==> flow/design.v <==
module EntryBox(Ai, Bi, Pi, Gi);
  input Ai, Bi;
  output Pi, Gi;
  wire Pi, Gi;
  xor(Pi, Ai, Bi);
  and(Gi, Ai, Bi);
endmodule
module GenerateBox(Pi, Gi, Gki, G);
  input Pi, Gi, Gki;
  output G;
  wire G;
  wire w1, w2;
  and(w1, Pi, Gki);
  or(G, w1, Gi);
endmodule
module PropagateBox(Pi, Gi, Pki, Gki, P, G);
  input Pi, Gi, Pki, Gki;
  output P, G;
  wire P, G;
  and(P, Pi, Pki);  
  GenerateBox gbox(.Pi(Pi), .Gi(Gi), .Gki(Gki), .G(G));
endmodule
module SumBlock(Pi, Gki, Si);
  input Pi, Gki;
  output Si;
  wire Si;
  xor(Si, Pi, Gki);
endmodule
`timescale 1ns / 1ns
module KoggeStoneAdder8bit(A, B, Ci, S, Co);
  input Ci;
  input [7:0] A, B;
  output [7:0] S;
  output Co;
  wire [7:0] S;
  wire Co;
  wire P00, P01, P02, P03, P04, P05, P06, P07;
  wire G00, G01, G02, G03, G04, G05, G06, G07;
  wire P11, P12, P13, P14, P15, P16, P17;
  wire G10, G11, G12, G13, G14, G15, G16, G17;
  wire P23, P24, P25, P26, P27;
  wire G21, G22, G23, G24, G25, G26, G27;
  wire P37;
  wire G33, G34, G35, G36;
  EntryBox E0(.Ai(A[0]), .Bi(B[0]), .Pi(P00), .Gi(G00));
  EntryBox E1(.Ai(A[1]), .Bi(B[1]), .Pi(P01), .Gi(G01));
  EntryBox E2(.Ai(A[2]), .Bi(B[2]), .Pi(P02), .Gi(G02));
  EntryBox E3(.Ai(A[3]), .Bi(B[3]), .Pi(P03), .Gi(G03));
  EntryBox E4(.Ai(A[4]), .Bi(B[4]), .Pi(P04), .Gi(G04));
  EntryBox E5(.Ai(A[5]), .Bi(B[5]), .Pi(P05), .Gi(G05));
  EntryBox E6(.Ai(A[6]), .Bi(B[6]), .Pi(P06), .Gi(G06));
  EntryBox E7(.Ai(A[7]), .Bi(B[7]), .Pi(P07), .Gi(G07));
  GenerateBox  GB10 (.Pi(P00), .Gi(G00), .Gki(Ci),  .G(G10));
  PropagateBox PB11 (.Pi(P01), .Gi(G01), .Pki(P00), .Gki(G00), .P(P11), .G(G11));
  PropagateBox PB12 (.Pi(P02), .Gi(G02), .Pki(P01), .Gki(G01), .P(P12), .G(G12));
  PropagateBox PB13 (.Pi(P03), .Gi(G03), .Pki(P02), .Gki(G02), .P(P13), .G(G13));
  PropagateBox PB14 (.Pi(P04), .Gi(G04), .Pki(P03), .Gki(G03), .P(P14), .G(G14));
  PropagateBox PB15 (.Pi(P05), .Gi(G05), .Pki(P04), .Gki(G04), .P(P15), .G(G15));
  PropagateBox PB16 (.Pi(P06), .Gi(G06), .Pki(P05), .Gki(G05), .P(P16), .G(G16));
  PropagateBox PB17 (.Pi(P07), .Gi(G07), .Pki(P06), .Gki(G06), .P(P17), .G(G17));
  GenerateBox  GB21 (.Pi(P11), .Gi(G11), .Gki(Ci),  .G(G21));
  GenerateBox  GB22 (.Pi(P12), .Gi(G12), .Gki(G10), .G(G22));
  PropagateBox PB23 (.Pi(P13), .Gi(G13), .Pki(P11), .Gki(G11), .P(P23), .G(G23));
  PropagateBox PB24 (.Pi(P14), .Gi(G14), .Pki(P12), .Gki(G12), .P(P24), .G(G24));
  PropagateBox PB25 (.Pi(P15), .Gi(G15), .Pki(P13), .Gki(G13), .P(P25), .G(G25));
  PropagateBox PB26 (.Pi(P16), .Gi(G16), .Pki(P14), .Gki(G14), .P(P26), .G(G26));
  PropagateBox PB27 (.Pi(P17), .Gi(G17), .Pki(P15), .Gki(G15), .P(P27), .G(G27));
  GenerateBox  GB33 (.Pi(P23), .Gi(G23), .Gki(Ci),  .G(G33));
  GenerateBox  GB34 (.Pi(P24), .Gi(G24), .Gki(G10), .G(G34));
  GenerateBox  GB35 (.Pi(P25), .Gi(G25), .Gki(G21), .G(G35));
  GenerateBox  GB36 (.Pi(P26), .Gi(G26), .Gki(G22), .G(G36));
  PropagateBox PB37 (.Pi(P27), .Gi(G27), .Pki(P23), .Gki(G23), .P(P37), .G(G37));
  GenerateBox  GB47 (.Pi(P37), .Gi(G37), .Gki(Ci), .G(Co)); 
  SumBlock S0(.Pi(P00), .Gki(Ci),  .Si(S[0]));
  SumBlock S1(.Pi(P01), .Gki(G10), .Si(S[1]));
  SumBlock S2(.Pi(P02), .Gki(G21), .Si(S[2]));
  SumBlock S3(.Pi(P03), .Gki(G22), .Si(S[3]));
  SumBlock S4(.Pi(P04), .Gki(G33), .Si(S[4]));
  SumBlock S5(.Pi(P05), .Gki(G34), .Si(S[5]));
  SumBlock S6(.Pi(P06), .Gki(G35), .Si(S[6]));
  SumBlock S7(.Pi(P07), .Gki(G36), .Si(S[7]));
endmodule
`timescale 1ns / 1ns
module KSA_24bit(Ci, A, B, S, Co);
	input Ci;						 
	input [23:0] A, B;			 
	output wire [23:0] S;		 
	output wire Co;				 
	wire W1, W2;
	KoggeStoneAdder8bit KSA0(.A(A[7:0]),   .B(B[7:0]),   .Ci(Ci), .S(S[7:0]),   .Co(W1));
	KoggeStoneAdder8bit KSA1(.A(A[15:8]),  .B(B[15:8]),  .Ci(W1), .S(S[15:8]),  .Co(W2));
	KoggeStoneAdder8bit KSA2(.A(A[23:16]), .B(B[23:16]), .Ci(W2), .S(S[23:16]), .Co(Co));
endmodule
`timescale 1ns / 1ns
module KSA_48bit(Ci, A, B, S, Co);
	input Ci;						 
	input [47:0] A, B;			 
	output wire [47:0] S;		 
	output wire Co;				 
	wire W1, W2, W3, W4, W5;
	KoggeStoneAdder8bit KSA0(.A(A[7:0]),   .B(B[7:0]),   .Ci(Ci), .S(S[7:0]),   .Co(W1));
	KoggeStoneAdder8bit KSA1(.A(A[15:8]),  .B(B[15:8]),  .Ci(W1), .S(S[15:8]),  .Co(W2));
	KoggeStoneAdder8bit KSA2(.A(A[23:16]), .B(B[23:16]), .Ci(W2), .S(S[23:16]), .Co(W3));
	KoggeStoneAdder8bit KSA3(.A(A[31:24]), .B(B[31:24]), .Ci(W3), .S(S[31:24]), .Co(W4));
	KoggeStoneAdder8bit KSA4(.A(A[39:32]), .B(B[39:32]), .Ci(W4), .S(S[39:32]), .Co(W5));
	KoggeStoneAdder8bit KSA5(.A(A[47:40]), .B(B[47:40]), .Ci(W5), .S(S[47:40]), .Co(Co));
endmodule
module Mux(sel,in0,in1,out);
input wire sel;
input wire [23:0] in0,in1;
output wire [23:0] out;
assign out=(sel)? in1:in0;
endmodule
`timescale 1ns / 1ps
module FSA_24bit_u(Multiplicand, Multiplier, Result);
	input wire [23:0] Multiplicand;
	input wire [23:0] Multiplier;
	output wire [47:0] Result;
	wire [47:0] W0,	 W1,  W2,  W3,  W4,  W5,  W6,  W7,  W8,  W9,  W10, W11;
	wire [47:0] W12, W13, W14, W15, W16, W17, W18, W19, W20, W21;
	wire [23:0] WAND0,	WAND1,	WAND2,	WAND3,	WAND4,	WAND5,	WAND6,	WAND7; 
	wire [23:0] WAND8,	WAND9,	WAND10, WAND11, WAND12, WAND13, WAND14, WAND15; 
	wire [23:0] WAND16, WAND17, WAND18, WAND19, WAND20, WAND21, WAND22, WAND23;
	and(WAND0[0], Multiplicand[0], Multiplier[0]);
	and(WAND0[1], Multiplicand[1], Multiplier[0]);
	and(WAND0[2], Multiplicand[2], Multiplier[0]);
	and(WAND0[3], Multiplicand[3], Multiplier[0]);
	and(WAND0[4], Multiplicand[4], Multiplier[0]);
	and(WAND0[5], Multiplicand[5], Multiplier[0]);
	and(WAND0[6], Multiplicand[6], Multiplier[0]);
	and(WAND0[7], Multiplicand[7], Multiplier[0]);
	and(WAND0[8], Multiplicand[8], Multiplier[0]);
	and(WAND0[9], Multiplicand[9], Multiplier[0]);
	and(WAND0[10], Multiplicand[10], Multiplier[0]);
	and(WAND0[11], Multiplicand[11], Multiplier[0]);
	and(WAND0[12], Multiplicand[12], Multiplier[0]);
	and(WAND0[13], Multiplicand[13], Multiplier[0]);
	and(WAND0[14], Multiplicand[14], Multiplier[0]);
	and(WAND0[15], Multiplicand[15], Multiplier[0]);
	and(WAND0[16], Multiplicand[16], Multiplier[0]);
	and(WAND0[17], Multiplicand[17], Multiplier[0]);
	and(WAND0[18], Multiplicand[18], Multiplier[0]);
	and(WAND0[19], Multiplicand[19], Multiplier[0]);
	and(WAND0[20], Multiplicand[20], Multiplier[0]);
	and(WAND0[21], Multiplicand[21], Multiplier[0]);
	and(WAND0[22], Multiplicand[22], Multiplier[0]);
	and(WAND0[23], Multiplicand[23], Multiplier[0]);
	and(WAND1[0], Multiplicand[0], Multiplier[1]);
	and(WAND1[1], Multiplicand[1], Multiplier[1]);
	and(WAND1[2], Multiplicand[2], Multiplier[1]);
	and(WAND1[3], Multiplicand[3], Multiplier[1]);
	and(WAND1[4], Multiplicand[4], Multiplier[1]);
	and(WAND1[5], Multiplicand[5], Multiplier[1]);
	and(WAND1[6], Multiplicand[6], Multiplier[1]);
	and(WAND1[7], Multiplicand[7], Multiplier[1]);
	and(WAND1[8], Multiplicand[8], Multiplier[1]);
	and(WAND1[9], Multiplicand[9], Multiplier[1]);
	and(WAND1[10], Multiplicand[10], Multiplier[1]);
	and(WAND1[11], Multiplicand[11], Multiplier[1]);
	and(WAND1[12], Multiplicand[12], Multiplier[1]);
	and(WAND1[13], Multiplicand[13], Multiplier[1]);
	and(WAND1[14], Multiplicand[14], Multiplier[1]);
	and(WAND1[15], Multiplicand[15], Multiplier[1]);
	and(WAND1[16], Multiplicand[16], Multiplier[1]);
	and(WAND1[17], Multiplicand[17], Multiplier[1]);
	and(WAND1[18], Multiplicand[18], Multiplier[1]);
	and(WAND1[19], Multiplicand[19], Multiplier[1]);
	and(WAND1[20], Multiplicand[20], Multiplier[1]);
	and(WAND1[21], Multiplicand[21], Multiplier[1]);
	and(WAND1[22], Multiplicand[22], Multiplier[1]);
	and(WAND1[23], Multiplicand[23], Multiplier[1]);
	and(WAND2[0], Multiplicand[0], Multiplier[2]);
	and(WAND2[1], Multiplicand[1], Multiplier[2]);
	and(WAND2[2], Multiplicand[2], Multiplier[2]);
	and(WAND2[3], Multiplicand[3], Multiplier[2]);
	and(WAND2[4], Multiplicand[4], Multiplier[2]);
	and(WAND2[5], Multiplicand[5], Multiplier[2]);
	and(WAND2[6], Multiplicand[6], Multiplier[2]);
	and(WAND2[7], Multiplicand[7], Multiplier[2]);
	and(WAND2[8], Multiplicand[8], Multiplier[2]);
	and(WAND2[9], Multiplicand[9], Multiplier[2]);
	and(WAND2[10], Multiplicand[10], Multiplier[2]);
	and(WAND2[11], Multiplicand[11], Multiplier[2]);
	and(WAND2[12], Multiplicand[12], Multiplier[2]);
	and(WAND2[13], Multiplicand[13], Multiplier[2]);
	and(WAND2[14], Multiplicand[14], Multiplier[2]);
	and(WAND2[15], Multiplicand[15], Multiplier[2]);
	and(WAND2[16], Multiplicand[16], Multiplier[2]);
	and(WAND2[17], Multiplicand[17], Multiplier[2]);
	and(WAND2[18], Multiplicand[18], Multiplier[2]);
	and(WAND2[19], Multiplicand[19], Multiplier[2]);
	and(WAND2[20], Multiplicand[20], Multiplier[2]);
	and(WAND2[21], Multiplicand[21], Multiplier[2]);
	and(WAND2[22], Multiplicand[22], Multiplier[2]);
	and(WAND2[23], Multiplicand[23], Multiplier[2]);
	and(WAND3[0], Multiplicand[0], Multiplier[3]);
	and(WAND3[1], Multiplicand[1], Multiplier[3]);
	and(WAND3[2], Multiplicand[2], Multiplier[3]);
	and(WAND3[3], Multiplicand[3], Multiplier[3]);
	and(WAND3[4], Multiplicand[4], Multiplier[3]);
	and(WAND3[5], Multiplicand[5], Multiplier[3]);
	and(WAND3[6], Multiplicand[6], Multiplier[3]);
	and(WAND3[7], Multiplicand[7], Multiplier[3]);
	and(WAND3[8], Multiplicand[8], Multiplier[3]);
	and(WAND3[9], Multiplicand[9], Multiplier[3]);
	and(WAND3[10], Multiplicand[10], Multiplier[3]);
	and(WAND3[11], Multiplicand[11], Multiplier[3]);
	and(WAND3[12], Multiplicand[12], Multiplier[3]);
	and(WAND3[13], Multiplicand[13], Multiplier[3]);
	and(WAND3[14], Multiplicand[14], Multiplier[3]);
	and(WAND3[15], Multiplicand[15], Multiplier[3]);
	and(WAND3[16], Multiplicand[16], Multiplier[3]);
	and(WAND3[17], Multiplicand[17], Multiplier[3]);
	and(WAND3[18], Multiplicand[18], Multiplier[3]);
	and(WAND3[19], Multiplicand[19], Multiplier[3]);
	and(WAND3[20], Multiplicand[20], Multiplier[3]);
	and(WAND3[21], Multiplicand[21], Multiplier[3]);
	and(WAND3[22], Multiplicand[22], Multiplier[3]);
	and(WAND3[23], Multiplicand[23], Multiplier[3]);
	and(WAND4[0], Multiplicand[0], Multiplier[4]);
	and(WAND4[1], Multiplicand[1], Multiplier[4]);
	and(WAND4[2], Multiplicand[2], Multiplier[4]);
	and(WAND4[3], Multiplicand[3], Multiplier[4]);
	and(WAND4[4], Multiplicand[4], Multiplier[4]);
	and(WAND4[5], Multiplicand[5], Multiplier[4]);
	and(WAND4[6], Multiplicand[6], Multiplier[4]);
	and(WAND4[7], Multiplicand[7], Multiplier[4]);
	and(WAND4[8], Multiplicand[8], Multiplier[4]);
	and(WAND4[9], Multiplicand[9], Multiplier[4]);
	and(WAND4[10], Multiplicand[10], Multiplier[4]);
	and(WAND4[11], Multiplicand[11], Multiplier[4]);
	and(WAND4[12], Multiplicand[12], Multiplier[4]);
	and(WAND4[13], Multiplicand[13], Multiplier[4]);
	and(WAND4[14], Multiplicand[14], Multiplier[4]);
	and(WAND4[15], Multiplicand[15], Multiplier[4]);
	and(WAND4[16], Multiplicand[16], Multiplier[4]);
	and(WAND4[17], Multiplicand[17], Multiplier[4]);
	and(WAND4[18], Multiplicand[18], Multiplier[4]);
	and(WAND4[19], Multiplicand[19], Multiplier[4]);
	and(WAND4[20], Multiplicand[20], Multiplier[4]);
	and(WAND4[21], Multiplicand[21], Multiplier[4]);
	and(WAND4[22], Multiplicand[22], Multiplier[4]);
	and(WAND4[23], Multiplicand[23], Multiplier[4]);
	and(WAND5[0], Multiplicand[0], Multiplier[5]);
	and(WAND5[1], Multiplicand[1], Multiplier[5]);
	and(WAND5[2], Multiplicand[2], Multiplier[5]);
	and(WAND5[3], Multiplicand[3], Multiplier[5]);
	and(WAND5[4], Multiplicand[4], Multiplier[5]);
	and(WAND5[5], Multiplicand[5], Multiplier[5]);
	and(WAND5[6], Multiplicand[6], Multiplier[5]);
	and(WAND5[7], Multiplicand[7], Multiplier[5]);
	and(WAND5[8], Multiplicand[8], Multiplier[5]);
	and(WAND5[9], Multiplicand[9], Multiplier[5]);
	and(WAND5[10], Multiplicand[10], Multiplier[5]);
	and(WAND5[11], Multiplicand[11], Multiplier[5]);
	and(WAND5[12], Multiplicand[12], Multiplier[5]);
	and(WAND5[13], Multiplicand[13], Multiplier[5]);
	and(WAND5[14], Multiplicand[14], Multiplier[5]);
	and(WAND5[15], Multiplicand[15], Multiplier[5]);
	and(WAND5[16], Multiplicand[16], Multiplier[5]);
	and(WAND5[17], Multiplicand[17], Multiplier[5]);
	and(WAND5[18], Multiplicand[18], Multiplier[5]);
	and(WAND5[19], Multiplicand[19], Multiplier[5]);
	and(WAND5[20], Multiplicand[20], Multiplier[5]);
	and(WAND5[21], Multiplicand[21], Multiplier[5]);
	and(WAND5[22], Multiplicand[22], Multiplier[5]);
	and(WAND5[23], Multiplicand[23], Multiplier[5]);
	and(WAND6[0], Multiplicand[0], Multiplier[6]);
	and(WAND6[1], Multiplicand[1], Multiplier[6]);
	and(WAND6[2], Multiplicand[2], Multiplier[6]);
	and(WAND6[3], Multiplicand[3], Multiplier[6]);
	and(WAND6[4], Multiplicand[4], Multiplier[6]);
	and(WAND6[5], Multiplicand[5], Multiplier[6]);
	and(WAND6[6], Multiplicand[6], Multiplier[6]);
	and(WAND6[7], Multiplicand[7], Multiplier[6]);
	and(WAND6[8], Multiplicand[8], Multiplier[6]);
	and(WAND6[9], Multiplicand[9], Multiplier[6]);
	and(WAND6[10], Multiplicand[10], Multiplier[6]);
	and(WAND6[11], Multiplicand[11], Multiplier[6]);
	and(WAND6[12], Multiplicand[12], Multiplier[6]);
	and(WAND6[13], Multiplicand[13], Multiplier[6]);
	and(WAND6[14], Multiplicand[14], Multiplier[6]);
	and(WAND6[15], Multiplicand[15], Multiplier[6]);
	and(WAND6[16], Multiplicand[16], Multiplier[6]);
	and(WAND6[17], Multiplicand[17], Multiplier[6]);
	and(WAND6[18], Multiplicand[18], Multiplier[6]);
	and(WAND6[19], Multiplicand[19], Multiplier[6]);
	and(WAND6[20], Multiplicand[20], Multiplier[6]);
	and(WAND6[21], Multiplicand[21], Multiplier[6]);
	and(WAND6[22], Multiplicand[22], Multiplier[6]);
	and(WAND6[23], Multiplicand[23], Multiplier[6]);
	and(WAND7[0], Multiplicand[0], Multiplier[7]);
	and(WAND7[1], Multiplicand[1], Multiplier[7]);
	and(WAND7[2], Multiplicand[2], Multiplier[7]);
	and(WAND7[3], Multiplicand[3], Multiplier[7]);
	and(WAND7[4], Multiplicand[4], Multiplier[7]);
	and(WAND7[5], Multiplicand[5], Multiplier[7]);
	and(WAND7[6], Multiplicand[6], Multiplier[7]);
	and(WAND7[7], Multiplicand[7], Multiplier[7]);
	and(WAND7[8], Multiplicand[8], Multiplier[7]);
	and(WAND7[9], Multiplicand[9], Multiplier[7]);
	and(WAND7[10], Multiplicand[10], Multiplier[7]);
	and(WAND7[11], Multiplicand[11], Multiplier[7]);
	and(WAND7[12], Multiplicand[12], Multiplier[7]);
	and(WAND7[13], Multiplicand[13], Multiplier[7]);
	and(WAND7[14], Multiplicand[14], Multiplier[7]);
	and(WAND7[15], Multiplicand[15], Multiplier[7]);
	and(WAND7[16], Multiplicand[16], Multiplier[7]);
	and(WAND7[17], Multiplicand[17], Multiplier[7]);
	and(WAND7[18], Multiplicand[18], Multiplier[7]);
	and(WAND7[19], Multiplicand[19], Multiplier[7]);
	and(WAND7[20], Multiplicand[20], Multiplier[7]);
	and(WAND7[21], Multiplicand[21], Multiplier[7]);
	and(WAND7[22], Multiplicand[22], Multiplier[7]);
	and(WAND7[23], Multiplicand[23], Multiplier[7]);
	and(WAND8[0], Multiplicand[0], Multiplier[8]);
	and(WAND8[1], Multiplicand[1], Multiplier[8]);
	and(WAND8[2], Multiplicand[2], Multiplier[8]);
	and(WAND8[3], Multiplicand[3], Multiplier[8]);
	and(WAND8[4], Multiplicand[4], Multiplier[8]);
	and(WAND8[5], Multiplicand[5], Multiplier[8]);
	and(WAND8[6], Multiplicand[6], Multiplier[8]);
	and(WAND8[7], Multiplicand[7], Multiplier[8]);
	and(WAND8[8], Multiplicand[8], Multiplier[8]);
	and(WAND8[9], Multiplicand[9], Multiplier[8]);
	and(WAND8[10], Multiplicand[10], Multiplier[8]);
	and(WAND8[11], Multiplicand[11], Multiplier[8]);
	and(WAND8[12], Multiplicand[12], Multiplier[8]);
	and(WAND8[13], Multiplicand[13], Multiplier[8]);
	and(WAND8[14], Multiplicand[14], Multiplier[8]);
	and(WAND8[15], Multiplicand[15], Multiplier[8]);
	and(WAND8[16], Multiplicand[16], Multiplier[8]);
	and(WAND8[17], Multiplicand[17], Multiplier[8]);
	and(WAND8[18], Multiplicand[18], Multiplier[8]);
	and(WAND8[19], Multiplicand[19], Multiplier[8]);
	and(WAND8[20], Multiplicand[20], Multiplier[8]);
	and(WAND8[21], Multiplicand[21], Multiplier[8]);
	and(WAND8[22], Multiplicand[22], Multiplier[8]);
	and(WAND8[23], Multiplicand[23], Multiplier[8]);
	and(WAND9[0], Multiplicand[0], Multiplier[9]);
	and(WAND9[1], Multiplicand[1], Multiplier[9]);
	and(WAND9[2], Multiplicand[2], Multiplier[9]);
	and(WAND9[3], Multiplicand[3], Multiplier[9]);
	and(WAND9[4], Multiplicand[4], Multiplier[9]);
	and(WAND9[5], Multiplicand[5], Multiplier[9]);
	and(WAND9[6], Multiplicand[6], Multiplier[9]);
	and(WAND9[7], Multiplicand[7], Multiplier[9]);
	and(WAND9[8], Multiplicand[8], Multiplier[9]);
	and(WAND9[9], Multiplicand[9], Multiplier[9]);
	and(WAND9[10], Multiplicand[10], Multiplier[9]);
	and(WAND9[11], Multiplicand[11], Multiplier[9]);
	and(WAND9[12], Multiplicand[12], Multiplier[9]);
	and(WAND9[13], Multiplicand[13], Multiplier[9]);
	and(WAND9[14], Multiplicand[14], Multiplier[9]);
	and(WAND9[15], Multiplicand[15], Multiplier[9]);
	and(WAND9[16], Multiplicand[16], Multiplier[9]);
	and(WAND9[17], Multiplicand[17], Multiplier[9]);
	and(WAND9[18], Multiplicand[18], Multiplier[9]);
	and(WAND9[19], Multiplicand[19], Multiplier[9]);
	and(WAND9[20], Multiplicand[20], Multiplier[9]);
	and(WAND9[21], Multiplicand[21], Multiplier[9]);
	and(WAND9[22], Multiplicand[22], Multiplier[9]);
	and(WAND9[23], Multiplicand[23], Multiplier[9]);
	and(WAND10[0], Multiplicand[0], Multiplier[10]);
	and(WAND10[1], Multiplicand[1], Multiplier[10]);
	and(WAND10[2], Multiplicand[2], Multiplier[10]);
	and(WAND10[3], Multiplicand[3], Multiplier[10]);
	and(WAND10[4], Multiplicand[4], Multiplier[10]);
	and(WAND10[5], Multiplicand[5], Multiplier[10]);
	and(WAND10[6], Multiplicand[6], Multiplier[10]);
	and(WAND10[7], Multiplicand[7], Multiplier[10]);
	and(WAND10[8], Multiplicand[8], Multiplier[10]);
	and(WAND10[9], Multiplicand[9], Multiplier[10]);
	and(WAND10[10], Multiplicand[10], Multiplier[10]);
	and(WAND10[11], Multiplicand[11], Multiplier[10]);
	and(WAND10[12], Multiplicand[12], Multiplier[10]);
	and(WAND10[13], Multiplicand[13], Multiplier[10]);
	and(WAND10[14], Multiplicand[14], Multiplier[10]);
	and(WAND10[15], Multiplicand[15], Multiplier[10]);
	and(WAND10[16], Multiplicand[16], Multiplier[10]);
	and(WAND10[17], Multiplicand[17], Multiplier[10]);
	and(WAND10[18], Multiplicand[18], Multiplier[10]);
	and(WAND10[19], Multiplicand[19], Multiplier[10]);
	and(WAND10[20], Multiplicand[20], Multiplier[10]);
	and(WAND10[21], Multiplicand[21], Multiplier[10]);
	and(WAND10[22], Multiplicand[22], Multiplier[10]);
	and(WAND10[23], Multiplicand[23], Multiplier[10]);
	and(WAND11[0], Multiplicand[0], Multiplier[11]);
	and(WAND11[1], Multiplicand[1], Multiplier[11]);
	and(WAND11[2], Multiplicand[2], Multiplier[11]);
	and(WAND11[3], Multiplicand[3], Multiplier[11]);
	and(WAND11[4], Multiplicand[4], Multiplier[11]);
	and(WAND11[5], Multiplicand[5], Multiplier[11]);
	and(WAND11[6], Multiplicand[6], Multiplier[11]);
	and(WAND11[7], Multiplicand[7], Multiplier[11]);
	and(WAND11[8], Multiplicand[8], Multiplier[11]);
	and(WAND11[9], Multiplicand[9], Multiplier[11]);
	and(WAND11[10], Multiplicand[10], Multiplier[11]);
	and(WAND11[11], Multiplicand[11], Multiplier[11]);
	and(WAND11[12], Multiplicand[12], Multiplier[11]);
	and(WAND11[13], Multiplicand[13], Multiplier[11]);
	and(WAND11[14], Multiplicand[14], Multiplier[11]);
	and(WAND11[15], Multiplicand[15], Multiplier[11]);
	and(WAND11[16], Multiplicand[16], Multiplier[11]);
	and(WAND11[17], Multiplicand[17], Multiplier[11]);
	and(WAND11[18], Multiplicand[18], Multiplier[11]);
	and(WAND11[19], Multiplicand[19], Multiplier[11]);
	and(WAND11[20], Multiplicand[20], Multiplier[11]);
	and(WAND11[21], Multiplicand[21], Multiplier[11]);
	and(WAND11[22], Multiplicand[22], Multiplier[11]);
	and(WAND11[23], Multiplicand[23], Multiplier[11]);
	and(WAND12[0], Multiplicand[0], Multiplier[12]);
	and(WAND12[1], Multiplicand[1], Multiplier[12]);
	and(WAND12[2], Multiplicand[2], Multiplier[12]);
	and(WAND12[3], Multiplicand[3], Multiplier[12]);
	and(WAND12[4], Multiplicand[4], Multiplier[12]);
	and(WAND12[5], Multiplicand[5], Multiplier[12]);
	and(WAND12[6], Multiplicand[6], Multiplier[12]);
	and(WAND12[7], Multiplicand[7], Multiplier[12]);
	and(WAND12[8], Multiplicand[8], Multiplier[12]);
	and(WAND12[9], Multiplicand[9], Multiplier[12]);
	and(WAND12[10], Multiplicand[10], Multiplier[12]);
	and(WAND12[11], Multiplicand[11], Multiplier[12]);
	and(WAND12[12], Multiplicand[12], Multiplier[12]);
	and(WAND12[13], Multiplicand[13], Multiplier[12]);
	and(WAND12[14], Multiplicand[14], Multiplier[12]);
	and(WAND12[15], Multiplicand[15], Multiplier[12]);
	and(WAND12[16], Multiplicand[16], Multiplier[12]);
	and(WAND12[17], Multiplicand[17], Multiplier[12]);
	and(WAND12[18], Multiplicand[18], Multiplier[12]);
	and(WAND12[19], Multiplicand[19], Multiplier[12]);
	and(WAND12[20], Multiplicand[20], Multiplier[12]);
	and(WAND12[21], Multiplicand[21], Multiplier[12]);
	and(WAND12[22], Multiplicand[22], Multiplier[12]);
	and(WAND12[23], Multiplicand[23], Multiplier[12]);
	and(WAND13[0], Multiplicand[0], Multiplier[13]);
	and(WAND13[1], Multiplicand[1], Multiplier[13]);
	and(WAND13[2], Multiplicand[2], Multiplier[13]);
	and(WAND13[3], Multiplicand[3], Multiplier[13]);
	and(WAND13[4], Multiplicand[4], Multiplier[13]);
	and(WAND13[5], Multiplicand[5], Multiplier[13]);
	and(WAND13[6], Multiplicand[6], Multiplier[13]);
	and(WAND13[7], Multiplicand[7], Multiplier[13]);
	and(WAND13[8], Multiplicand[8], Multiplier[13]);
	and(WAND13[9], Multiplicand[9], Multiplier[13]);
	and(WAND13[10], Multiplicand[10], Multiplier[13]);
	and(WAND13[11], Multiplicand[11], Multiplier[13]);
	and(WAND13[12], Multiplicand[12], Multiplier[13]);
	and(WAND13[13], Multiplicand[13], Multiplier[13]);
	and(WAND13[14], Multiplicand[14], Multiplier[13]);
	and(WAND13[15], Multiplicand[15], Multiplier[13]);
	and(WAND13[16], Multiplicand[16], Multiplier[13]);
	and(WAND13[17], Multiplicand[17], Multiplier[13]);
	and(WAND13[18], Multiplicand[18], Multiplier[13]);
	and(WAND13[19], Multiplicand[19], Multiplier[13]);
	and(WAND13[20], Multiplicand[20], Multiplier[13]);
	and(WAND13[21], Multiplicand[21], Multiplier[13]);
	and(WAND13[22], Multiplicand[22], Multiplier[13]);
	and(WAND13[23], Multiplicand[23], Multiplier[13]);
	and(WAND14[0], Multiplicand[0], Multiplier[14]);
	and(WAND14[1], Multiplicand[1], Multiplier[14]);
	and(WAND14[2], Multiplicand[2], Multiplier[14]);
	and(WAND14[3], Multiplicand[3], Multiplier[14]);
	and(WAND14[4], Multiplicand[4], Multiplier[14]);
	and(WAND14[5], Multiplicand[5], Multiplier[14]);
	and(WAND14[6], Multiplicand[6], Multiplier[14]);
	and(WAND14[7], Multiplicand[7], Multiplier[14]);
	and(WAND14[8], Multiplicand[8], Multiplier[14]);
	and(WAND14[9], Multiplicand[9], Multiplier[14]);
	and(WAND14[10], Multiplicand[10], Multiplier[14]);
	and(WAND14[11], Multiplicand[11], Multiplier[14]);
	and(WAND14[12], Multiplicand[12], Multiplier[14]);
	and(WAND14[13], Multiplicand[13], Multiplier[14]);
	and(WAND14[14], Multiplicand[14], Multiplier[14]);
	and(WAND14[15], Multiplicand[15], Multiplier[14]);
	and(WAND14[16], Multiplicand[16], Multiplier[14]);
	and(WAND14[17], Multiplicand[17], Multiplier[14]);
	and(WAND14[18], Multiplicand[18], Multiplier[14]);
	and(WAND14[19], Multiplicand[19], Multiplier[14]);
	and(WAND14[20], Multiplicand[20], Multiplier[14]);
	and(WAND14[21], Multiplicand[21], Multiplier[14]);
	and(WAND14[22], Multiplicand[22], Multiplier[14]);
	and(WAND14[23], Multiplicand[23], Multiplier[14]);
	and(WAND15[0], Multiplicand[0], Multiplier[15]);
	and(WAND15[1], Multiplicand[1], Multiplier[15]);
	and(WAND15[2], Multiplicand[2], Multiplier[15]);
	and(WAND15[3], Multiplicand[3], Multiplier[15]);
	and(WAND15[4], Multiplicand[4], Multiplier[15]);
	and(WAND15[5], Multiplicand[5], Multiplier[15]);
	and(WAND15[6], Multiplicand[6], Multiplier[15]);
	and(WAND15[7], Multiplicand[7], Multiplier[15]);
	and(WAND15[8], Multiplicand[8], Multiplier[15]);
	and(WAND15[9], Multiplicand[9], Multiplier[15]);
	and(WAND15[10], Multiplicand[10], Multiplier[15]);
	and(WAND15[11], Multiplicand[11], Multiplier[15]);
	and(WAND15[12], Multiplicand[12], Multiplier[15]);
	and(WAND15[13], Multiplicand[13], Multiplier[15]);
	and(WAND15[14], Multiplicand[14], Multiplier[15]);
	and(WAND15[15], Multiplicand[15], Multiplier[15]);
	and(WAND15[16], Multiplicand[16], Multiplier[15]);
	and(WAND15[17], Multiplicand[17], Multiplier[15]);
	and(WAND15[18], Multiplicand[18], Multiplier[15]);
	and(WAND15[19], Multiplicand[19], Multiplier[15]);
	and(WAND15[20], Multiplicand[20], Multiplier[15]);
	and(WAND15[21], Multiplicand[21], Multiplier[15]);
	and(WAND15[22], Multiplicand[22], Multiplier[15]);
	and(WAND15[23], Multiplicand[23], Multiplier[15]);
	and(WAND16[0], Multiplicand[0], Multiplier[16]);
	and(WAND16[1], Multiplicand[1], Multiplier[16]);
	and(WAND16[2], Multiplicand[2], Multiplier[16]);
	and(WAND16[3], Multiplicand[3], Multiplier[16]);
	and(WAND16[4], Multiplicand[4], Multiplier[16]);
	and(WAND16[5], Multiplicand[5], Multiplier[16]);
	and(WAND16[6], Multiplicand[6], Multiplier[16]);
	and(WAND16[7], Multiplicand[7], Multiplier[16]);
	and(WAND16[8], Multiplicand[8], Multiplier[16]);
	and(WAND16[9], Multiplicand[9], Multiplier[16]);
	and(WAND16[10], Multiplicand[10], Multiplier[16]);
	and(WAND16[11], Multiplicand[11], Multiplier[16]);
	and(WAND16[12], Multiplicand[12], Multiplier[16]);
	and(WAND16[13], Multiplicand[13], Multiplier[16]);
	and(WAND16[14], Multiplicand[14], Multiplier[16]);
	and(WAND16[15], Multiplicand[15], Multiplier[16]);
	and(WAND16[16], Multiplicand[16], Multiplier[16]);
	and(WAND16[17], Multiplicand[17], Multiplier[16]);
	and(WAND16[18], Multiplicand[18], Multiplier[16]);
	and(WAND16[19], Multiplicand[19], Multiplier[16]);
	and(WAND16[20], Multiplicand[20], Multiplier[16]);
	and(WAND16[21], Multiplicand[21], Multiplier[16]);
	and(WAND16[22], Multiplicand[22], Multiplier[16]);
	and(WAND16[23], Multiplicand[23], Multiplier[16]);
	and(WAND17[0], Multiplicand[0], Multiplier[17]);
	and(WAND17[1], Multiplicand[1], Multiplier[17]);
	and(WAND17[2], Multiplicand[2], Multiplier[17]);
	and(WAND17[3], Multiplicand[3], Multiplier[17]);
	and(WAND17[4], Multiplicand[4], Multiplier[17]);
	and(WAND17[5], Multiplicand[5], Multiplier[17]);
	and(WAND17[6], Multiplicand[6], Multiplier[17]);
	and(WAND17[7], Multiplicand[7], Multiplier[17]);
	and(WAND17[8], Multiplicand[8], Multiplier[17]);
	and(WAND17[9], Multiplicand[9], Multiplier[17]);
	and(WAND17[10], Multiplicand[10], Multiplier[17]);
	and(WAND17[11], Multiplicand[11], Multiplier[17]);
	and(WAND17[12], Multiplicand[12], Multiplier[17]);
	and(WAND17[13], Multiplicand[13], Multiplier[17]);
	and(WAND17[14], Multiplicand[14], Multiplier[17]);
	and(WAND17[15], Multiplicand[15], Multiplier[17]);
	and(WAND17[16], Multiplicand[16], Multiplier[17]);
	and(WAND17[17], Multiplicand[17], Multiplier[17]);
	and(WAND17[18], Multiplicand[18], Multiplier[17]);
	and(WAND17[19], Multiplicand[19], Multiplier[17]);
	and(WAND17[20], Multiplicand[20], Multiplier[17]);
	and(WAND17[21], Multiplicand[21], Multiplier[17]);
	and(WAND17[22], Multiplicand[22], Multiplier[17]);
	and(WAND17[23], Multiplicand[23], Multiplier[17]);
	and(WAND18[0], Multiplicand[0], Multiplier[18]);
	and(WAND18[1], Multiplicand[1], Multiplier[18]);
	and(WAND18[2], Multiplicand[2], Multiplier[18]);
	and(WAND18[3], Multiplicand[3], Multiplier[18]);
	and(WAND18[4], Multiplicand[4], Multiplier[18]);
	and(WAND18[5], Multiplicand[5], Multiplier[18]);
	and(WAND18[6], Multiplicand[6], Multiplier[18]);
	and(WAND18[7], Multiplicand[7], Multiplier[18]);
	and(WAND18[8], Multiplicand[8], Multiplier[18]);
	and(WAND18[9], Multiplicand[9], Multiplier[18]);
	and(WAND18[10], Multiplicand[10], Multiplier[18]);
	and(WAND18[11], Multiplicand[11], Multiplier[18]);
	and(WAND18[12], Multiplicand[12], Multiplier[18]);
	and(WAND18[13], Multiplicand[13], Multiplier[18]);
	and(WAND18[14], Multiplicand[14], Multiplier[18]);
	and(WAND18[15], Multiplicand[15], Multiplier[18]);
	and(WAND18[16], Multiplicand[16], Multiplier[18]);
	and(WAND18[17], Multiplicand[17], Multiplier[18]);
	and(WAND18[18], Multiplicand[18], Multiplier[18]);
	and(WAND18[19], Multiplicand[19], Multiplier[18]);
	and(WAND18[20], Multiplicand[20], Multiplier[18]);
	and(WAND18[21], Multiplicand[21], Multiplier[18]);
	and(WAND18[22], Multiplicand[22], Multiplier[18]);
	and(WAND18[23], Multiplicand[23], Multiplier[18]);
	and(WAND19[0], Multiplicand[0], Multiplier[19]);
	and(WAND19[1], Multiplicand[1], Multiplier[19]);
	and(WAND19[2], Multiplicand[2], Multiplier[19]);
	and(WAND19[3], Multiplicand[3], Multiplier[19]);
	and(WAND19[4], Multiplicand[4], Multiplier[19]);
	and(WAND19[5], Multiplicand[5], Multiplier[19]);
	and(WAND19[6], Multiplicand[6], Multiplier[19]);
	and(WAND19[7], Multiplicand[7], Multiplier[19]);
	and(WAND19[8], Multiplicand[8], Multiplier[19]);
	and(WAND19[9], Multiplicand[9], Multiplier[19]);
	and(WAND19[10], Multiplicand[10], Multiplier[19]);
	and(WAND19[11], Multiplicand[11], Multiplier[19]);
	and(WAND19[12], Multiplicand[12], Multiplier[19]);
	and(WAND19[13], Multiplicand[13], Multiplier[19]);
	and(WAND19[14], Multiplicand[14], Multiplier[19]);
	and(WAND19[15], Multiplicand[15], Multiplier[19]);
	and(WAND19[16], Multiplicand[16], Multiplier[19]);
	and(WAND19[17], Multiplicand[17], Multiplier[19]);
	and(WAND19[18], Multiplicand[18], Multiplier[19]);
	and(WAND19[19], Multiplicand[19], Multiplier[19]);
	and(WAND19[20], Multiplicand[20], Multiplier[19]);
	and(WAND19[21], Multiplicand[21], Multiplier[19]);
	and(WAND19[22], Multiplicand[22], Multiplier[19]);
	and(WAND19[23], Multiplicand[23], Multiplier[19]);
	and(WAND20[0], Multiplicand[0], Multiplier[20]);
	and(WAND20[1], Multiplicand[1], Multiplier[20]);
	and(WAND20[2], Multiplicand[2], Multiplier[20]);
	and(WAND20[3], Multiplicand[3], Multiplier[20]);
	and(WAND20[4], Multiplicand[4], Multiplier[20]);
	and(WAND20[5], Multiplicand[5], Multiplier[20]);
	and(WAND20[6], Multiplicand[6], Multiplier[20]);
	and(WAND20[7], Multiplicand[7], Multiplier[20]);
	and(WAND20[8], Multiplicand[8], Multiplier[20]);
	and(WAND20[9], Multiplicand[9], Multiplier[20]);
	and(WAND20[10], Multiplicand[10], Multiplier[20]);
	and(WAND20[11], Multiplicand[11], Multiplier[20]);
	and(WAND20[12], Multiplicand[12], Multiplier[20]);
	and(WAND20[13], Multiplicand[13], Multiplier[20]);
	and(WAND20[14], Multiplicand[14], Multiplier[20]);
	and(WAND20[15], Multiplicand[15], Multiplier[20]);
	and(WAND20[16], Multiplicand[16], Multiplier[20]);
	and(WAND20[17], Multiplicand[17], Multiplier[20]);
	and(WAND20[18], Multiplicand[18], Multiplier[20]);
	and(WAND20[19], Multiplicand[19], Multiplier[20]);
	and(WAND20[20], Multiplicand[20], Multiplier[20]);
	and(WAND20[21], Multiplicand[21], Multiplier[20]);
	and(WAND20[22], Multiplicand[22], Multiplier[20]);
	and(WAND20[23], Multiplicand[23], Multiplier[20]);
	and(WAND21[0], Multiplicand[0], Multiplier[21]);
	and(WAND21[1], Multiplicand[1], Multiplier[21]);
	and(WAND21[2], Multiplicand[2], Multiplier[21]);
	and(WAND21[3], Multiplicand[3], Multiplier[21]);
	and(WAND21[4], Multiplicand[4], Multiplier[21]);
	and(WAND21[5], Multiplicand[5], Multiplier[21]);
	and(WAND21[6], Multiplicand[6], Multiplier[21]);
	and(WAND21[7], Multiplicand[7], Multiplier[21]);
	and(WAND21[8], Multiplicand[8], Multiplier[21]);
	and(WAND21[9], Multiplicand[9], Multiplier[21]);
	and(WAND21[10], Multiplicand[10], Multiplier[21]);
	and(WAND21[11], Multiplicand[11], Multiplier[21]);
	and(WAND21[12], Multiplicand[12], Multiplier[21]);
	and(WAND21[13], Multiplicand[13], Multiplier[21]);
	and(WAND21[14], Multiplicand[14], Multiplier[21]);
	and(WAND21[15], Multiplicand[15], Multiplier[21]);
	and(WAND21[16], Multiplicand[16], Multiplier[21]);
	and(WAND21[17], Multiplicand[17], Multiplier[21]);
	and(WAND21[18], Multiplicand[18], Multiplier[21]);
	and(WAND21[19], Multiplicand[19], Multiplier[21]);
	and(WAND21[20], Multiplicand[20], Multiplier[21]);
	and(WAND21[21], Multiplicand[21], Multiplier[21]);
	and(WAND21[22], Multiplicand[22], Multiplier[21]);
	and(WAND21[23], Multiplicand[23], Multiplier[21]);
	and(WAND22[0], Multiplicand[0], Multiplier[22]);
	and(WAND22[1], Multiplicand[1], Multiplier[22]);
	and(WAND22[2], Multiplicand[2], Multiplier[22]);
	and(WAND22[3], Multiplicand[3], Multiplier[22]);
	and(WAND22[4], Multiplicand[4], Multiplier[22]);
	and(WAND22[5], Multiplicand[5], Multiplier[22]);
	and(WAND22[6], Multiplicand[6], Multiplier[22]);
	and(WAND22[7], Multiplicand[7], Multiplier[22]);
	and(WAND22[8], Multiplicand[8], Multiplier[22]);
	and(WAND22[9], Multiplicand[9], Multiplier[22]);
	and(WAND22[10], Multiplicand[10], Multiplier[22]);
	and(WAND22[11], Multiplicand[11], Multiplier[22]);
	and(WAND22[12], Multiplicand[12], Multiplier[22]);
	and(WAND22[13], Multiplicand[13], Multiplier[22]);
	and(WAND22[14], Multiplicand[14], Multiplier[22]);
	and(WAND22[15], Multiplicand[15], Multiplier[22]);
	and(WAND22[16], Multiplicand[16], Multiplier[22]);
	and(WAND22[17], Multiplicand[17], Multiplier[22]);
	and(WAND22[18], Multiplicand[18], Multiplier[22]);
	and(WAND22[19], Multiplicand[19], Multiplier[22]);
	and(WAND22[20], Multiplicand[20], Multiplier[22]);
	and(WAND22[21], Multiplicand[21], Multiplier[22]);
	and(WAND22[22], Multiplicand[22], Multiplier[22]);
	and(WAND22[23], Multiplicand[23], Multiplier[22]);
	and(WAND23[0], Multiplicand[0], Multiplier[23]);
	and(WAND23[1], Multiplicand[1], Multiplier[23]);
	and(WAND23[2], Multiplicand[2], Multiplier[23]);
	and(WAND23[3], Multiplicand[3], Multiplier[23]);
	and(WAND23[4], Multiplicand[4], Multiplier[23]);
	and(WAND23[5], Multiplicand[5], Multiplier[23]);
	and(WAND23[6], Multiplicand[6], Multiplier[23]);
	and(WAND23[7], Multiplicand[7], Multiplier[23]);
	and(WAND23[8], Multiplicand[8], Multiplier[23]);
	and(WAND23[9], Multiplicand[9], Multiplier[23]);
	and(WAND23[10], Multiplicand[10], Multiplier[23]);
	and(WAND23[11], Multiplicand[11], Multiplier[23]);
	and(WAND23[12], Multiplicand[12], Multiplier[23]);
	and(WAND23[13], Multiplicand[13], Multiplier[23]);
	and(WAND23[14], Multiplicand[14], Multiplier[23]);
	and(WAND23[15], Multiplicand[15], Multiplier[23]);
	and(WAND23[16], Multiplicand[16], Multiplier[23]);
	and(WAND23[17], Multiplicand[17], Multiplier[23]);
	and(WAND23[18], Multiplicand[18], Multiplier[23]);
	and(WAND23[19], Multiplicand[19], Multiplier[23]);
	and(WAND23[20], Multiplicand[20], Multiplier[23]);
	and(WAND23[21], Multiplicand[21], Multiplier[23]);
	and(WAND23[22], Multiplicand[22], Multiplier[23]);
	and(WAND23[23], Multiplicand[23], Multiplier[23]);
	KSA_48bit KSA0  (.Ci(1'b0), .A({24'b0, WAND0}),         .B({23'b0, WAND1, 1'b0}),   .S(W0),  .Co());
	KSA_48bit KSA1  (.Ci(1'b0), .A({22'b0, WAND2, 2'b0}),   .B({21'b0, WAND3, 3'b0}),   .S(W1),  .Co());
	KSA_48bit KSA2  (.Ci(1'b0), .A({20'b0, WAND4, 4'b0}),   .B({19'b0, WAND5, 5'b0}),   .S(W2),  .Co());
	KSA_48bit KSA3  (.Ci(1'b0), .A({18'b0, WAND6, 6'b0}),   .B({17'b0, WAND7, 7'b0}),   .S(W3),  .Co());
	KSA_48bit KSA4  (.Ci(1'b0), .A({16'b0, WAND8, 8'b0}),   .B({15'b0, WAND9, 9'b0}),   .S(W4),  .Co());
	KSA_48bit KSA5  (.Ci(1'b0), .A({14'b0, WAND10, 10'b0}), .B({13'b0, WAND11, 11'b0}), .S(W5),  .Co());
	KSA_48bit KSA6  (.Ci(1'b0), .A({12'b0, WAND12, 12'b0}), .B({11'b0, WAND13, 13'b0}), .S(W6),  .Co());
	KSA_48bit KSA7  (.Ci(1'b0), .A({10'b0, WAND14, 14'b0}), .B({9'b0, WAND15, 15'b0}),  .S(W7),  .Co());
	KSA_48bit KSA8  (.Ci(1'b0), .A({8'b0, WAND16, 16'b0}),  .B({7'b0, WAND17, 17'b0}),  .S(W8),  .Co());
	KSA_48bit KSA9  (.Ci(1'b0), .A({6'b0, WAND18, 18'b0}),  .B({5'b0, WAND19, 19'b0}),  .S(W9),  .Co());
	KSA_48bit KSA10 (.Ci(1'b0), .A({4'b0, WAND20, 20'b0}),  .B({3'b0, WAND21, 21'b0}),  .S(W10), .Co());
	KSA_48bit KSA11 (.Ci(1'b0), .A({2'b0, WAND22, 22'b0}),  .B({1'b0, WAND23, 23'b0}),  .S(W11), .Co());
	KSA_48bit KSA12 (.Ci(1'b0), .A(W0),    .B(W1),    .S(W12),   .Co());
	KSA_48bit KSA13 (.Ci(1'b0), .A(W2),    .B(W3),    .S(W13),   .Co());
	KSA_48bit KSA14 (.Ci(1'b0), .A(W4),    .B(W5),    .S(W14),   .Co());
	KSA_48bit KSA15 (.Ci(1'b0), .A(W6),    .B(W7),    .S(W15),   .Co());
	KSA_48bit KSA16 (.Ci(1'b0), .A(W8),    .B(W9),    .S(W16),   .Co());
	KSA_48bit KSA17 (.Ci(1'b0), .A(W10),   .B(W11),   .S(W17),   .Co());
	KSA_48bit KSA18 (.Ci(1'b0), .A(W12),   .B(W13),   .S(W18),   .Co());
	KSA_48bit KSA19 (.Ci(1'b0), .A(W14),   .B(W15),   .S(W19),   .Co());
	KSA_48bit KSA20 (.Ci(1'b0), .A(W16),   .B(W17),   .S(W20),   .Co());
	KSA_48bit KSA21 (.Ci(1'b0), .A(W18),   .B(W19),   .S(W21),   .Co());
	KSA_48bit KSA22 (.Ci(1'b0), .A(W20),   .B(W21),   .S(Result),   .Co());
endmodule
`timescale 1ns / 1ps
module FloatMultiplier_rounding(Multiplicand, Multiplier, Result);
	input wire [31:0] Multiplicand;
	input wire [31:0] Multiplier;
	output wire [31:0] Result;
	wire [47:0] Wmult;
	wire [23:0] Wmux, Wround;
	wire [7:0] WE1;
	FSA_24bit_u Mult( .Multiplicand({1'b1,Multiplicand[22:0]}), .Multiplier({1'b1,Multiplier[22:0]}), .Result(Wmult));
	Mux m2to1( .sel(Wmult[47]), .in0(Wmult[45:22]), .in1(Wmult[46:23]), .out(Wmux));
	KSA_24bit addr( .Ci(Wmux[0]), .A({1'b0,Wmux[23:1]}), .B(24'b0), .S(Wround), .Co());
	assign Result[22:0] = Wround[22:0];
	KoggeStoneAdder8bit Add1( .A(Multiplicand[30:23]), .B(8'b10000001), .Ci(Wmult[47]), .S(WE1), .Co());
	KoggeStoneAdder8bit Add2( .A(WE1), .B(Multiplier[30:23]), .Ci(Wround[23]), .S(Result[30:23]), .Co());
	xor x1(Result[31],Multiplicand[31],Multiplier[31]);
endmodule
module Circle_Area_Calculator(clk, rst, radius, area);
  input wire clk, rst;
  input wire [31:0] radius;
  output reg [31:0] area;
  wire [31:0] Square_radius, Result;
  parameter Pi = 32'b01000000010010010000111111010000;
  FloatMultiplier_rounding FM0(.Multiplicand(radius), .Multiplier(radius), .Result(Square_radius));
  FloatMultiplier_rounding FM1(.Multiplicand(Square_radius), .Multiplier(Pi), .Result(Result));
  always @(posedge clk) begin
	if(rst) begin
		area[31:0] <= 1'b0;
	end else begin
		area[31:0] <= Result[31:0];
	end
  end
endmodule
Wiki page: Circle_Area_Calculator / tool data

* From RTL to reports: Circle_Area_Calculator *
Module Circle_Area_Calculator before and after one edit of its RTL, step after step.
"unedited" refers to lines of the RTL above, "edited" to lines of the edited file.
"change": "edited" minus "unedited" as printed here. "relative change": 100 x difference / "unedited".
Library cell names are shortened.
The mark - stands for no value.

design
  top module = Circle_Area_Calculator
  clock = clk
  standard-cell library = sky130hd
  corner = tt_025C_1v80

* The edit *
The edit as a unified diff against the file above.
The edited RTL no longer does the same as the RTL above: the edit was made by script, with no optimisation intended.

begin of diff
@@ -73,5 +73,5 @@
   GenerateBox  GB47 (.Pi(P37), .Gi(G37), .Gki(Ci), .G(Co)); 
   SumBlock S0(.Pi(P00), .Gki(Ci),  .Si(S[0]));
-  SumBlock S1(.Pi(P01), .Gki(G10), .Si(S[1]));
+  assign S[1] = 0;
   SumBlock S2(.Pi(P02), .Gki(G21), .Si(S[2]));
   SumBlock S3(.Pi(P03), .Gki(G22), .Si(S[3]));
end of diff

* Elaborated design *
Source: Yosys, flattened and elaborated, memories not mapped. Widths are those after wreduce; folded enables and synchronous resets count as part of the registers. Registers that Yosys merges into a memory's read port (data or address) are not register bits. Print and check cells do not count. Equal cells are merged and count once.

storage and ports
  item                        unedited  edited  change  relative change (%)
  bits in registers           31        27      -4      -12.90
  output and inout port bits  32        32      0       0.00

cells by class
  item                        unedited  edited  change  relative change (%)
  mux-type cells              2         2       0       0.00
  bitwise gates (word level)  7,074     4,503   -2,571  -36.34

operators with widths
  kind               unedited  edited  change  relative change (%)
  1-bit bitwise AND  3,896     2,487   -1,409  -36.17
  1-bit bitwise OR   1,718     1,016   -702    -40.86
  1-bit bitwise XOR  1,447     989     -458    -31.65
  1-bit NOT          13        11      -2      -15.38

Operator kinds equal on both sides are left out: 1.

* Longest topological paths *
Yosys ltp: most cells in a row. Word level: on the elaborated netlist, between registers, memories and ports. Mapped: between sequential cells and ports; inverters and the memories' decode and read muxes count.

depth
  item                          unedited  edited  change  relative change (%)
  word-level depth              131       83      -48     -36.64
  ABC_AREA                      0         0       -       -
  mapped depth                  141       79      -62     -43.97
  mapped depth without buffers  135       78      -57     -42.22

* After synthesis *
The flow's flattened synthesis, as Yosys stat reports it; memories are mapped. The netlist is that of the ABC_AREA named above (0 if unset); the other value can give another one.

mapped netlist
  item               unedited  edited    change     relative change (%)
  buffers            96        85        -11        -11.46
  mapped area (um2)  32,252.2  20,061.7  -12,190.5  -37.80
  mapped cells       4,297     2,584     -1,713     -39.87
  flip-flops         31        27        -4         -12.90

cells by type
  cell type  unedited  edited  change  relative change (%)
  ha_1       630       440     -190    -30.16
  a21oi_1    406       240     -166    -40.89
  o21ai_0    224       61      -163    -72.77
  inv_1      339       200     -139    -41.00
  xnor2_1    416       296     -120    -28.85
  xor2_1     181       83      -98     -54.14
  nor2_1     310       213     -97     -31.29
  nand2_1    179       96      -83     -46.37
  nor2b_1    124       45      -79     -63.71
  nand2b_1   98        20      -78     -79.59
  o21a_1     117       40      -77     -65.81
  a21o_1     185       119     -66     -35.68
  nor3_1     93        46      -47     -50.54
  nand3_1    53        12      -41     -77.36
  fa_1       104       67      -37     -35.58
  and2_1     198       226     +28     +14.14
  and3_1     30        10      -20     -66.67
  o21bai_1   110       91      -19     -17.27

Cell types equal on both sides are left out: 5.
Not every row of either side is listed.
The figures by module come from a second, unflattened synthesis with its own total; it is not the netlist above.

unflattened totals
  item                                     unedited   edited     change  relative change (%)
  cell total of the unflattened synthesis  15,775     16,061     +286    +1.81
  area (unflattened synthesis) (um2)       127,594.9  128,310.6  +715.7  +0.56

Each row is one instance without its submodules.

modules, unedited
  module                    cells  sequential area (um2)  area (um2)  times used
  GenerateBox               1      0.0                    7.5         6,006
  EntryBox                  1      0.0                    12.5        2,288
  PropagateBox              1      0.0                    6.3         3,718
  SumBlock                  1      0.0                    8.8         2,288
  FSA_24bit_u               673    0.0                    4,441.8     2
  Circle_Area_Calculator    69     640.6                  870.8       1
  Mux                       27     0.0                    396.6       2
  FloatMultiplier_rounding  3      0.0                    16.3        2
  KSA_24bit                 0      0.0                    0.0         2
  KSA_48bit                 0      0.0                    0.0         46
  KoggeStoneAdder8bit       0      0.0                    0.0         286

modules, edited
  module                    cells  sequential area (um2)  area (um2)  times used
  GenerateBox               1      0.0                    7.5         6,006
  EntryBox                  1      0.0                    12.5        2,288
  PropagateBox              1      0.0                    6.3         3,718
  SumBlock                  1      0.0                    8.8         2,002
  FSA_24bit_u               673    0.0                    4,441.8     2
  KoggeStoneAdder8bit       2      0.0                    11.3        286
  Circle_Area_Calculator    69     640.6                  870.8       1
  Mux                       27     0.0                    396.6       2
  FloatMultiplier_rounding  3      0.0                    16.3        2
  KSA_24bit                 0      0.0                    0.0         2
  KSA_48bit                 0      0.0                    0.0         46

* Timing after synthesis *
OpenSTA on the mapped netlist: ideal clock, no wires. The path of least setup slack (recovery checks aside). Input and output delay are each 20% of the period. Register names are those of the netlist, which keeps one name where synthesis merged equal registers.

timing post-synthesis
  item                                 unedited           edited             change   relative change (%)
  path type                            input to register  input to register  -        -
  start                                in radius[2]       in radius[6]       -        -
  end                                  reg area[30]       reg area[8]        -        -
  delay of the path (ns)               23.580             12.608             -10.972  -46.53
  data arrival time (ns)               29.452             18.480             -10.972  -37.25
  time at the first pin (ns)           6.000              6.000              0.000    0.00
  period (ns)                          30.0               30.0               0.0      0.00
  stages                               134                72                 -62      -46.27
  data required time (ns)              29.872             29.872             0.000    0.00
  setup time (ns)                      0.128              0.128              0.000    -
  setup slack (ns)                     0.421              11.393             +10.972  -
  period reached after synthesis (ns)  29.579             18.607             -10.972  -37.09

"delay of the path" is the arrival time less input delay plus setup time.
"stages": output pins that drive a net of the path, with the launching flip-flop's if there is one; two outputs of one cell count as two.
"period reached after synthesis" = period - worst setup slack (recovery checks aside). The figure is calculated, with input and output delays left at 20% of the set period.
The rows between start and end are the longest chain of elaborated cells between them; the timing report does not say that the signal goes this way. Where chains are equally long, one stands for them.
Each line given opens the expression or statement behind the cell; cells for indexed reads and writes are added by Yosys, which also makes memories of some case tables.

between the ends, post-synthesis, unedited
  path through = clkbuf_1 -> clkbuf_1 -> and2_1 -> ha_1 -> a31o_2 -> a21oi_1 -> maj3_1 -> o21a_1 -> o21bai_1 -> a21oi_1 -> fa_1 -> inv_1 -> ha_1 -> o21a_1 -> o21a_1 -> o21a_1 -> o21ai_0 -> a21boi_0 -> (+98 left out) -> nand3_1 -> o21ai_0 -> o211ai_4 -> nand2_1 -> clkbuf_1 -> clkbuf_1 -> a21oi_1 -> ha_1 -> nor2b_1 -> nand2_1 -> a211oi_2 -> and3_1 -> ha_1 -> nand2_1 -> or3_1 -> nor4_1 -> xnor2_1 -> nor2_1
  length of the longest elaborated chain = 131
  elaborated cells between the ends (all ways) = 5,023
  classes of those cells = 2 x mux; 5021 x logic

ends and longest elaborated chain, post-synthesis, unedited
  item                  line  source
  from (decl)           742   input wire [31:0] radius;
  1-bit bitwise AND     150   and(WAND1[2], Multiplicand[2], Multiplier[1]);
  1-bit bitwise XOR     5     xor(Pi, Ai, Bi);
  1-bit bitwise AND     20    and(P, Pi, Pki);
  1-bit bitwise AND     13    and(w1, Pi, Gki);
  1-bit bitwise OR      14    or(G, w1, Gi);
  1-bit bitwise AND     13
  1-bit bitwise OR      14
  (+105 left out)       -
  1-bit bitwise OR x2   14
  1-bit bitwise AND x3  13
  1-bit bitwise XOR     27    xor(Si, Pi, Gki);
  24-bit 2-to-1 mux     112   assign out=(sel)? in1:in0;
  1-bit bitwise AND x3  20
  1-bit bitwise AND x8  13
  1-bit bitwise XOR     27
  to (assign)           750   area[31:0] <= 1'b0;
  to (assign)           752   area[31:0] <= Result[31:0];
  to (decl)             743   output reg [31:0] area;

between the ends, post-synthesis, edited
  path through = clkbuf_1 -> and2_1 -> ha_1 -> a31o_2 -> a21o_1 -> a21o_1 -> a21o_1 -> a21o_1 -> a21o_1 -> a21o_1 -> a21o_1 -> a21oi_1 -> o211ai_1 -> a31oi_1 -> nor2b_1 -> o21a_1 -> nor2_1 -> xnor2_1 -> (+36 left out) -> fa_1 -> inv_1 -> fa_1 -> fa_1 -> a21o_1 -> a21oi_1 -> o21bai_1 -> a21oi_1 -> xnor2_1 -> xnor2_1 -> xnor2_1 -> xnor2_1 -> xnor2_1 -> xnor2_1 -> nor2_1 -> a21oi_1 -> ha_1 -> nor2b_1
  length of the longest elaborated chain = 78
  elaborated cells between the ends (all ways) = 2,533
  classes of those cells = 2 x mux; 2531 x logic

ends and longest elaborated chain, post-synthesis, edited
  item                  line  source
  from (decl)           742   input wire [31:0] radius;
  1-bit bitwise AND     202   and(WAND3[6], Multiplicand[6], Multiplier[3]);
  1-bit bitwise XOR     5     xor(Pi, Ai, Bi);
  1-bit bitwise AND     13    and(w1, Pi, Gki);
  1-bit bitwise OR      14    or(G, w1, Gi);
  1-bit bitwise AND     13
  1-bit bitwise OR      14
  1-bit bitwise AND     13
  (+62 left out)        -
  1-bit bitwise AND     13
  1-bit bitwise OR      14
  1-bit bitwise XOR     27    xor(Si, Pi, Gki);
  24-bit 2-to-1 mux     112   assign out=(sel)? in1:in0;
  1-bit bitwise AND x3  20    and(P, Pi, Pki);
  1-bit bitwise AND     13
  1-bit bitwise XOR     27
  to (assign)           750   area[31:0] <= 1'b0;
  to (assign)           752   area[31:0] <= Result[31:0];
  to (decl)             743   output reg [31:0] area;

Nets of the timed path that keep an RTL name, with a line that drives or declares them; the list need not be complete.

named nets, post-synthesis, edited
  signal               line
  FM1.addr.KSA1.S0.Si  27

* Timing after layout *
From the final timing report of each run of pair A: the path of least setup slack in the routed layout; clock arrival at registers is part of the times.

timing post-layout
  item                        unedited           edited             change  relative change (%)
  path type                   input to register  input to register  -       -
  start                       in radius[2]       in radius[1]       -       -
  end                         reg area[28]       reg area[8]        -       -
  data required time (ns)     30.20              30.11              -0.09   -0.30
  data arrival time (ns)      28.89              20.77              -8.12   -28.11
  stages                      133                64                 -69     -51.88
  setup time (ns)             0.08               0.15               +0.07   -
  period (ns)                 30.0               30.0               0.0     0.00
  setup slack (ns)            1.31               9.34               +8.03   -
  time at the first pin (ns)  6.00               6.00               0.00    0.00

The rows between start and end are the longest chain of elaborated cells between them; the timing report does not say that the signal goes this way. Where chains are equally long, one stands for them.

between the ends, post-layout, unedited
  path through = dlymetal6s2s_1 -> and2_1 -> ha_1 -> a31o_2 -> a21oi_2 -> maj3_1 -> o21a_1 -> o21bai_2 -> a21oi_2 -> fa_1 -> inv_1 -> ha_1 -> o21a_1 -> o21a_1 -> o21a_1 -> o21ai_2 -> a21boi_1 -> o21ai_1 -> (+97 left out) -> ha_2 -> nand4_1 -> o31ai_4 -> o211ai_4 -> buf_4 -> a31oi_4 -> and3_1 -> ha_1 -> nor2b_2 -> nand2_1 -> a211oi_2 -> and3_4 -> ha_1 -> nand2_1 -> or3_4 -> buf_4 -> o21ai_0 -> nor3b_1
  length of the longest elaborated chain = 130
  elaborated cells between the ends (all ways) = 4,985
  classes of those cells = 2 x mux; 4983 x logic

ends and longest elaborated chain, post-layout, unedited
  item                  line  source
  from (decl)           742   input wire [31:0] radius;
  1-bit bitwise AND     150   and(WAND1[2], Multiplicand[2], Multiplier[1]);
  1-bit bitwise XOR     5     xor(Pi, Ai, Bi);
  1-bit bitwise AND     20    and(P, Pi, Pki);
  1-bit bitwise AND     13    and(w1, Pi, Gki);
  1-bit bitwise OR      14    or(G, w1, Gi);
  1-bit bitwise AND     13
  1-bit bitwise OR      14
  (+105 left out)       -
  1-bit bitwise OR x2   14
  1-bit bitwise AND x3  13
  1-bit bitwise XOR     27    xor(Si, Pi, Gki);
  24-bit 2-to-1 mux     112   assign out=(sel)? in1:in0;
  1-bit bitwise AND x3  20
  1-bit bitwise AND x7  13
  1-bit bitwise XOR     27
  to (assign)           750   area[31:0] <= 1'b0;
  to (assign)           752   area[31:0] <= Result[31:0];
  to (decl)             743   output reg [31:0] area;

between the ends, post-layout, edited
  path through = clkdlybuf4s50_1 -> and2_1 -> ha_1 -> a21o_1 -> a21oi_1 -> o21bai_1 -> a21oi_1 -> o21bai_1 -> a21oi_1 -> o21bai_1 -> a2111o_1 -> a31oi_1 -> o211ai_1 -> a31oi_1 -> fa_1 -> inv_1 -> a21o_1 -> a21oi_1 -> (+28 left out) -> fa_1 -> inv_1 -> fa_1 -> fa_1 -> a21o_1 -> a21oi_1 -> o21bai_1 -> a21oi_1 -> xnor2_1 -> xnor2_1 -> xnor2_1 -> xnor2_1 -> xnor2_1 -> xnor2_1 -> nor2_1 -> a21oi_1 -> ha_1 -> nor2b_1
  length of the longest elaborated chain = 78
  elaborated cells between the ends (all ways) = 2,302
  classes of those cells = 2 x mux; 2300 x logic

ends and longest elaborated chain, post-layout, edited
  item                  line  source
  from (decl)           742   input wire [31:0] radius;
  1-bit bitwise AND     150   and(WAND1[2], Multiplicand[2], Multiplier[1]);
  1-bit bitwise XOR     5     xor(Pi, Ai, Bi);
  1-bit bitwise AND     20    and(P, Pi, Pki);
  1-bit bitwise AND     13    and(w1, Pi, Gki);
  1-bit bitwise OR      14    or(G, w1, Gi);
  1-bit bitwise AND     13
  1-bit bitwise OR      14
  (+62 left out)        -
  1-bit bitwise AND     13
  1-bit bitwise OR      14
  1-bit bitwise XOR     27    xor(Si, Pi, Gki);
  24-bit 2-to-1 mux     112   assign out=(sel)? in1:in0;
  1-bit bitwise AND x3  20
  1-bit bitwise AND     13
  1-bit bitwise XOR     27
  to (assign)           750   area[31:0] <= 1'b0;
  to (assign)           752   area[31:0] <= Result[31:0];
  to (decl)             743   output reg [31:0] area;

Nets of the timed path that keep an RTL name, with a line that drives or declares them; the list need not be complete.

named nets, post-layout, edited
  signal               line
  FM1.addr.KSA1.S0.Si  27

* Flow runs *
Runs of the flow (Yosys, OpenROAD) on both versions; the two runs of a pair have the same settings. The constraints put input and output delay at 20% of the set period each and load the outputs with 0.01 pF.

settings, pair A
  period_ns = 30.0
  CAP_MARGIN = 20
  CORE_MARGIN = 2
  CORE_UTILIZATION = 40
  SLEW_MARGIN = 20

measured results, pair A
  item                          unedited  edited    change     relative change (%)
  synthesized cell area (um2)   32,252.2  20,061.7  -12,190.5  -37.80
  smallest hold slack (ns)      6.520     6.377     -0.143     -
  lowest setup slack (ns)       1.309     9.341     +8.032     -
  total die area (um2)          82,918.1  51,961.2  -30,956.9  -37.33
  final design utilization (%)  45.9      42.9      -3.0       -
  setup TNS (ns)                0.000     0.000     0.000      -

settings, pair B
  ABC_AREA = 1
  CAP_MARGIN = 35
  CELL_PAD_IN_SITES_GLOBAL_PLACEMENT = 0
  CORE_ASPECT_RATIO = 0.95
  CORE_MARGIN = 5
  CORE_UTILIZATION = 17
  CTS_CLUSTER_DIAMETER = 337
  MAX_ROUTING_LAYER = met4
  PLACE_DENSITY_LB_ADDON = 0.29
  SETUP_SLACK_MARGIN = 5.0
  SLEW_MARGIN = 0
  TNS_END_PERCENT = 40
  period_ns = 28.1

measured results, pair B
  item                          unedited   edited     change     relative change (%)
  synthesized cell area (um2)   32,427.4   21,124.0   -11,303.4  -34.86
  smallest hold slack (ns)      6.367      6.055      -0.312     -
  lowest setup slack (ns)       2.909      8.965      +6.056     -
  total die area (um2)          199,587.0  131,412.0  -68,175.0  -34.16
  final design utilization (%)  21.6       19.2       -2.4       -
  setup TNS (ns)                0.000      0.000      0.000      -
